==> flow/design.v <==
`timescale 1ns / 1ps
module SimpleCPU(clk, rst, data_fromRAM, wrEn, addr_toRAM, data_toRAM, pCounter);
parameter SIZE = 10;
input clk, rst;
input wire [31:0] data_fromRAM;
output reg wrEn;
output reg [SIZE-1:0] addr_toRAM;
output reg [31:0] data_toRAM;
output reg [SIZE-1:0] pCounter;
reg [ 3:0] opcode, opcodeNext;
reg [13:0] operand1, operand2, operand1Next, operand2Next;
reg [SIZE-1:0]   pCounterNext;
reg [31:0] num1, num2, num1Next, num2Next;
reg [ 3:0] state, stateNext;
always @(posedge clk)begin
	state    <= stateNext;
	pCounter <= pCounterNext;
	opcode   <= opcodeNext;
	operand1 <= operand1Next;
	operand2 <= operand2Next;
	num1     <= num1Next;
	num2     <= num2Next;
end
always @*begin
	stateNext    = state;
	pCounterNext = pCounter;
	opcodeNext   = opcode;
	operand1Next = operand1;
	operand2Next = operand2;
	num1Next     = num1;
	num2Next     = num2;
	addr_toRAM   = 0;
	wrEn         = 0;
	data_toRAM   = 0;
if(rst)
	begin
	stateNext    = 0;
	pCounterNext = 0;
	opcodeNext   = 0;
	operand1Next = 0;
	operand2Next = 0;
	num1Next     = 0;
	num2Next     = 0;
	addr_toRAM   = 0;
	wrEn         = 0;
	data_toRAM   = 0;
	end
else 
	case(state)                       
		0: begin											 
			pCounterNext = pCounter;
			opcodeNext   = opcode;
			operand1Next = 0;
			operand2Next = 0;
			addr_toRAM   = pCounter;
			num2Next     = 0;
			wrEn         = 0;
			data_toRAM   = 0;
			stateNext    = 1;
		end 
		1:begin                    
			pCounterNext = pCounter;
			opcodeNext   = {data_fromRAM[28], data_fromRAM[31:29]};
			operand1Next = data_fromRAM[27:14];
			operand2Next = data_fromRAM[13:0];
			addr_toRAM   = operand1Next;
			num1Next     = data_fromRAM;
			wrEn         = 0;
			data_toRAM   = 0;
			if( {data_fromRAM[28], data_fromRAM[31:29]} == 4'b0101 ) 	begin
				stateNext = 5;
				addr_toRAM = data_fromRAM[13:0];
				num1Next = operand1;
			end
			else if( {data_fromRAM[28], data_fromRAM[31:29]} == 4'b1101 ) 	begin
				stateNext = 6;
				addr_toRAM = data_fromRAM[27:14];
				num1Next = operand1;
			end
			else if(data_fromRAM[28] == 0 )  
				stateNext = 2;  
			else 
				stateNext = 3;
		end
		2: begin          
			pCounterNext = pCounter;
			opcodeNext   = opcode;
			operand1Next = operand1;
			operand2Next = operand2;
			addr_toRAM   = operand2;
			num1Next     = data_fromRAM;
			wrEn         = 0;
			data_toRAM   = operand2;
			stateNext = 3;
		end
		3: begin            
			pCounterNext = pCounter + 1;
			opcodeNext = opcode;
			operand1Next = operand1;
			operand2Next = operand2;
			addr_toRAM = operand1;
			num1Next = num1;
			wrEn = 1;
			stateNext = 0;
			case(opcode)                       
				4'b0000: data_toRAM = num1Next + data_fromRAM;  
				4'b1000: data_toRAM = data_fromRAM + operand2;  
				4'b0001: data_toRAM = ~(num1Next & data_fromRAM);  
				4'b1001: data_toRAM = ~(data_fromRAM & operand2);  
				4'b0010: begin 
					if(data_fromRAM < 32)
						data_toRAM = num1 >> data_fromRAM; 
					else
						data_toRAM = num1 << (data_fromRAM - 32); 
				end
				4'b1010: begin 
					if(operand2 < 32)
						data_toRAM = data_fromRAM >> operand2; 
					else
						data_toRAM = data_fromRAM << (operand2 - 32); 
				end
				4'b0011: data_toRAM = num1Next < data_fromRAM;  
				4'b1011: data_toRAM = data_fromRAM < operand2;  
				4'b0100: data_toRAM = data_fromRAM;  
				4'b1100: data_toRAM = operand2;  
				4'b0101: begin 
					data_toRAM = data_fromRAM;
					addr_toRAM = operand1;
					wrEn = 1;
				end
				4'b1101: begin  
					num2Next = data_fromRAM;
					addr_toRAM = num2;
					data_toRAM = data_fromRAM;
					wrEn = 1;
				end
				4'b0110: begin  
					if(data_fromRAM == 0)
						pCounterNext = num1;
					else
						pCounterNext = pCounter + 1;
					wrEn = 0;
				end
				4'b1110: begin
					pCounterNext = data_fromRAM + operand2;  
					wrEn = 0;
				end
				4'b0111: data_toRAM = num1Next * data_fromRAM;  
				4'b1111: data_toRAM = data_fromRAM * operand2;  
			endcase 
		end
		4:begin                    
			pCounterNext = pCounter + 1;
			opcodeNext   = 4'b0100;
			operand1Next = operand1;
			operand2Next = operand2;
			data_toRAM	 = num2;
			wrEn         = 1; 
			stateNext 	 = 0; 
			if(opcode == 4'b0101)
				addr_toRAM   = operand1;
			else if (opcode == 4'b1101)
				addr_toRAM   = num1 ;
		end
		5: begin      
			pCounterNext = pCounter;
			opcodeNext   = opcode;
			operand1Next = operand1;
			operand2Next = operand2;
			addr_toRAM   = data_fromRAM;
			num1Next     = data_fromRAM;
			wrEn         = 0;
			data_toRAM   = operand2;
			stateNext = 3;
		end
		6: begin      
			pCounterNext = pCounter;
			opcodeNext   = opcode;
			operand1Next = operand1;
			operand2Next = operand2;
			addr_toRAM   = data_fromRAM;
			num1Next     = data_fromRAM;
			num2Next     = data_fromRAM;
			wrEn         = 0;
			data_toRAM   = operand2;
			stateNext = 2;
		end
		default: begin
			stateNext    = 0;
			pCounterNext = 0;
			opcodeNext   = 0;
			operand1Next = 0;
			operand2Next = 0;
			num1Next     = 0;
			num2Next     = 0;
			addr_toRAM   = 0;
			wrEn         = 0;
			data_toRAM   = 0;
		end
	endcase
end
endmodule
---- Reports on SimpleCPU ----
Tool output for the design above, in the order of the flow.
Line numbers count from 1 in the design file above.
Not given: -
set-up
  top ..................................... SimpleCPU
  clock ................................... clk
  library ................................. sky130hd
  library corner .......................... tt_025C_1v80

---- Word level ----
Source: Yosys, flattened and elaborated, memories not mapped. Widths are those after wreduce. Registers that Yosys merges into a memory's read port (data or address) are not register bits. Print and check cells do not count. Equal cells are merged and count once.
storage and ports
  register bits ........................... 110
  word width x clocked read ports ......... 0
  output and inout port bits .............. 53
  bits in read-only memories .............. 0
  memories ................................ 0
  latch bits .............................. 0
  memory bits (writable) .................. 0
  input port bits ......................... 34
cells by class
  add/subtract/negate cells ............... 5
  multiply operators ...................... 2
  muxes and demuxes ....................... 29
  shift-type cells ........................ 4
  reduce/logical cells .................... 16
  divide/modulo/power cells ............... 0
  eq/ne operators ......................... 24
  bitwise gates (word level) .............. 5
  $lt $le $gt $ge ......................... 4
operators with widths
  kind                                                          count
  multiplier 32 x 32 -> 32 bit                                  1
  multiplier 32 x 14 -> 32 bit                                  1
  case mux 32 bit (select 13 bit)                               1
  case mux 32 bit (select 3 bit)                                3
  two-way mux 32 bit                                            6
  << shifter 32 x 32 -> 32 bit                                  2
  inverter 32 bit                                               2
  case mux 10 bit (select 6 bit)                                1
  case mux 10 bit (select 3 bit)                                2
  case mux 14 bit (select 2 bit)                                2
  two-way mux 10 bit                                            5
  equality test 4 bit (second input constant)                   9
  adder 32 x 14 -> 32 bit                                       1
  less-than comparator 32 x 14 -> 1 bit                         1
  AND 32 x 14 -> 32 bit                                         1
  right shift 32 x 14 -> 32 bit                                 1
  adder 32 bit                                                  1
  less-than comparator 32 bit                                   1
  AND 32 bit                                                    1
  right shift 32 x 32 -> 32 bit                                 1
  subtractor 32 x 6 -> 32 bit (second input constant)           1
  less-than comparator 32 x 6 -> 1 bit (second input constant)  1
  logical NOT 32 bit                                            1
  equality test 4 x 3 -> 1 bit (second input constant)          8
  case mux 10 bit (select 2 bit)                                1
  equality test 4 x 2 -> 1 bit (second input constant)          4
  subtractor 14 x 6 -> 15 bit (second input constant)           1
  OR reduction 15 bit                                           1
Not listed: further kinds 17, cells in them 28.

---- Longest topological paths ----
Depth = most cells in a row (Yosys ltp): at word level without a register or memory, in the mapped netlist without a sequential cell, where the memories' decode and read muxes count.
logic depth
  depth after elaboration ................. 6
  ABC_AREA ................................ 0
  mapped depth ............................ 32
  gate-level depth less buffers ........... 28

---- Netlist ----
Source: synth_stat.txt of the flow (Yosys; design flattened, memories mapped). It holds for the ABC_AREA given above (unset counts as 0); a run with the other value may have another netlist.
The area totals of this step are shown rounded.
synthesis totals
  cell area after synthesis ............... 0.04141 sq mm
  mapped cells ............................ 5341
  area of sequential cells ................ 0.001802 sq mm
  buffers ................................. 384
  flip-flop cells ......................... 90
cells by type
  cell type                  count  area in all (sq um)
  sky130_fd_sc_hd__fa_1      682    1.37E+04
  sky130_fd_sc_hd__ha_1      277    3.47E+03
  sky130_fd_sc_hd__inv_1     735    2.76E+03
  sky130_fd_sc_hd__nand2_1   675    2533.68
  sky130_fd_sc_hd__nor2_1    630    2.36E+03
  sky130_fd_sc_hd__dfxtp_1   90     1.8E+03
  sky130_fd_sc_hd__a21oi_1   268    1.34E+03
  sky130_fd_sc_hd__xnor2_1   140    1.23E+03
  sky130_fd_sc_hd__clkbuf_1  294    1.1E+03
  sky130_fd_sc_hd__mux2i_1   101    1010.97
  sky130_fd_sc_hd__o21ai_0   197    985.946
  sky130_fd_sc_hd__and2_1    144    900.864
  sky130_fd_sc_hd__a211oi_1  71     533.011
  sky130_fd_sc_hd__mux4_2    22     495.475
  sky130_fd_sc_hd__a221oi_1  53     464.195
  sky130_fd_sc_hd__nand3_1   91     455.437
  sky130_fd_sc_hd__mux2_2    32     360.346
  sky130_fd_sc_hd__nor3_1    71     355.341
Other cell types: 71; their cells: 768.

---- Worst setup path after synthesis ----
Path of least setup slack by OpenSTA after synthesis, without wires, with an ideal clock, recovery checks aside; 20% of the period is set as input and as output delay. Where synthesis merged equal registers, the netlist keeps one of their names.
timing after synthesis
  path kind ............................... input to output
  start ................................... input data_fromRAM[3]
  end ..................................... output data_toRAM[31]
  setup slack ............................. 0.672 ns
  stages on the path ...................... 30
  external output delay ................... 2.800 ns
  launch time at the first pin ............ 2.800 ns
  required time ........................... 11.200 ns
  arrival time ............................ 10.528 ns
  delay of the path ....................... 7.728 ns
  period .................................. 14.0 ns
  synthesis period reached ................ 13.328 ns
"delay of the path" is the arrival time less input delay plus setup time.
At an output port there is no setup time.
"stages on the path" counts driving pins, that of a launching flip-flop among them; a cell with two outputs on the path counts twice.
"synthesis period reached" is the clock period less the worst setup slack; recovery checks do not enter. This is arithmetic on one report: input and output delays are still those of the set period (20% each).
on the way, after synthesis
  cell sequence ........................... sky130_fd_sc_hd__clkbuf_1 sky130_fd_sc_hd__clkbuf_1 sky130_fd_sc_hd__clkbuf_1 sky130_fd_sc_hd__clkbuf_1 sky130_fd_sc_hd__clkbuf_1 sky130_fd_sc_hd__clkbuf_1 sky130_fd_sc_hd__and2_1 sky130_fd_sc_hd__fa_1 sky130_fd_sc_hd__inv_1 sky130_fd_sc_hd__fa_1 sky130_fd_sc_hd__fa_1 sky130_fd_sc_hd__fa_1 sky130_fd_sc_hd__inv_1 sky130_fd_sc_hd__fa_1 sky130_fd_sc_hd__inv_1 sky130_fd_sc_hd__fa_1 sky130_fd_sc_hd__inv_1 sky130_fd_sc_hd__fa_1 sky130_fd_sc_hd__fa_1 sky130_fd_sc_hd__ha_1 sky130_fd_sc_hd__and3_1 sky130_fd_sc_hd__o31ai_1 sky130_fd_sc_hd__o21ai_0 sky130_fd_sc_hd__o2111ai_1 sky130_fd_sc_hd__a211oi_1 sky130_fd_sc_hd__o22ai_1 sky130_fd_sc_hd__xnor2_1 sky130_fd_sc_hd__nand2_1 sky130_fd_sc_hd__o211ai_1 sky130_fd_sc_hd__o211a_1
ends and longest elaborated chain, after synthesis
  item                RTL line  RTL
  start: declaration  5         input wire [31:0] data_fromRAM;
  end: declaration    8         output reg [31:0] data_toRAM;
No chain of elaborated cells between the ends is given.

---- Path in the finished layout ----
Path of least setup slack in the final report of entry A (OpenROAD, finished layout, wires in). Where an end is a register, its clock arrival counts in the times.
timing after layout
  path kind ............................... input to output
  start ................................... input data_fromRAM[2]
  end ..................................... output data_toRAM[20]
  period .................................. 8.6 ns
  launch time at the first pin ............ 1.72 ns
  external output delay ................... 1.72 ns
  setup slack ............................. -1.75 ns
  arrival time ............................ 8.63 ns
  stages on the path ...................... 32
  required time ........................... 6.88 ns
on the way, after layout
  cell sequence ........................... sky130_fd_sc_hd__buf_16 sky130_fd_sc_hd__inv_16 sky130_fd_sc_hd__buf_6 sky130_fd_sc_hd__nor2_4 sky130_fd_sc_hd__fa_1 sky130_fd_sc_hd__inv_1 sky130_fd_sc_hd__fa_1 sky130_fd_sc_hd__fa_1 sky130_fd_sc_hd__inv_2 sky130_fd_sc_hd__fa_1 sky130_fd_sc_hd__ha_1 sky130_fd_sc_hd__ha_1 sky130_fd_sc_hd__inv_1 sky130_fd_sc_hd__fa_1 sky130_fd_sc_hd__inv_1 sky130_fd_sc_hd__fa_1 sky130_fd_sc_hd__ha_4 sky130_fd_sc_hd__nor4_2 sky130_fd_sc_hd__o21ai_1 sky130_fd_sc_hd__a2111o_1 sky130_fd_sc_hd__a31oi_4 sky130_fd_sc_hd__o21ai_2 sky130_fd_sc_hd__buf_4 sky130_fd_sc_hd__buf_4 sky130_fd_sc_hd__a21o_1 sky130_fd_sc_hd__a21oi_2 sky130_fd_sc_hd__xor2_1 sky130_fd_sc_hd__nor2_1 sky130_fd_sc_hd__buf_4 sky130_fd_sc_hd__a211oi_4 sky130_fd_sc_hd__a211oi_4 sky130_fd_sc_hd__buf_2
ends and longest elaborated chain, after layout
  item                RTL line  RTL
  start: declaration  5         input wire [31:0] data_fromRAM;
  end: declaration    8         output reg [31:0] data_toRAM;
No chain of elaborated cells between the ends is given.

## Implementation results

Design SimpleCPU on sky130hd. What follows are 6 stored runs of the flow, each under its own settings; their order means nothing. The constraints put input and output delay at 20% of the set period each and load the outputs with 0.01 pF.
"reached clock period": clock period set for the run, less the worst setup slack. It is reckoned from that one timing run; input and output delays stay at 20% of the period that was set.
"total power of the final layout" is the tool's figure for a default switching activity; nothing was simulated.
The measured numbers are rounded.

---- entry A ----
settings
  period_ns = 8.6
  CAP_MARGIN = 20
  CORE_MARGIN = 2
  CORE_UTILIZATION = 40
  SLEW_MARGIN = 20
results
  netlist area reported by Yosys .......... 0.04141 sq mm
  overall die area ........................ 0.1061 sq mm
  standard-cell area after layout ......... 0.05444 sq mm
  utilization after layout ................ 52.8 %
  lowest setup slack ...................... -1.755 ns
  sum of negative setup slack ............. -32.94 ns
  lowest hold slack ....................... 0.453 ns
  total power of the final layout ......... 4.709 mW
  reached clock period .................... 10.355 ns

---- entry B ----
settings
  ABC_AREA = 0
  CORE_ASPECT_RATIO = 1.12
  CORE_MARGIN = 5
  CORE_UTILIZATION = 31
  MAX_ROUTING_LAYER = met5
  MIN_ROUTING_LAYER = met1
  period_ns = 18.5
  CAP_MARGIN = 20
  SLEW_MARGIN = 20
results
  netlist area reported by Yosys .......... 0.04141 sq mm
  overall die area ........................ 0.141 sq mm
  standard-cell area after layout ......... 0.04464 sq mm
  utilization after layout ................ 33.5 %
  lowest setup slack ...................... 2.065 ns
  sum of negative setup slack ............. 0.000 ns
  lowest hold slack ....................... 0.452 ns
  total power of the final layout ......... 1.638 mW
  reached clock period .................... 16.435 ns

---- entry C ----
settings
  period_ns = 14.0
  CAP_MARGIN = 20
  CORE_MARGIN = 2
  CORE_UTILIZATION = 40
  SLEW_MARGIN = 20
results
  netlist area reported by Yosys .......... 0.04141 sq mm
  overall die area ........................ 0.1061 sq mm
  standard-cell area after layout ......... 0.04528 sq mm
  utilization after layout ................ 43.9 %
  lowest setup slack ...................... 0.148 ns
  sum of negative setup slack ............. 0.000 ns
  lowest hold slack ....................... 0.453 ns
  total power of the final layout ......... 2.302 mW
  reached clock period .................... 13.852 ns

---- entry D ----
settings
  CORE_UTILIZATION = 52
  period_ns = 14.0
  CAP_MARGIN = 20
  CORE_MARGIN = 2
  SLEW_MARGIN = 20
results
  netlist area reported by Yosys .......... 0.04141 sq mm
  overall die area ........................ 0.0819 sq mm
  standard-cell area after layout ......... 0.04442 sq mm
  utilization after layout ................ 56.3 %
  lowest setup slack ...................... -0.049 ns
  sum of negative setup slack ............. -0.049 ns
  lowest hold slack ....................... 0.455 ns
  total power of the final layout ......... 2.139 mW
  reached clock period .................... 14.049 ns

---- entry E ----
settings
  ABC_AREA = 1
  CAP_MARGIN = 35
  CORE_ASPECT_RATIO = 0.56
  CTS_CLUSTER_DIAMETER = 59
  GPL_TIMING_DRIVEN = 0
  MAX_ROUTING_LAYER = met4
  SETUP_SLACK_MARGIN = 0.4
  TNS_END_PERCENT = 100
  period_ns = 9.11
  CORE_MARGIN = 2
  CORE_UTILIZATION = 40
  SLEW_MARGIN = 20
results
  netlist area reported by Yosys .......... 0.04331 sq mm
  overall die area ........................ 0.111 sq mm
  standard-cell area after layout ......... 0.05338 sq mm
  utilization after layout ................ 49.6 %
  lowest setup slack ...................... -1.970 ns
  sum of negative setup slack ............. -37.41 ns
  lowest hold slack ....................... 0.466 ns
  total power of the final layout ......... 5.557 mW
  reached clock period .................... 11.080 ns

---- entry F ----
settings
  CAP_MARGIN = 30
  CELL_PAD_IN_SITES_DETAIL_PLACEMENT = 1
  CORE_ASPECT_RATIO = 0.95
  CTS_CLUSTER_DIAMETER = 325
  CTS_CLUSTER_SIZE = 93
  GPL_ROUTABILITY_DRIVEN = 0
  MAX_ROUTING_LAYER = met4
  MIN_ROUTING_LAYER = met2
  PLACE_DENSITY = 0.9
  period_ns = 14.0
  CORE_MARGIN = 2
  CORE_UTILIZATION = 40
  SLEW_MARGIN = 20
results
  did not finish, routing stopped with GRT-0116
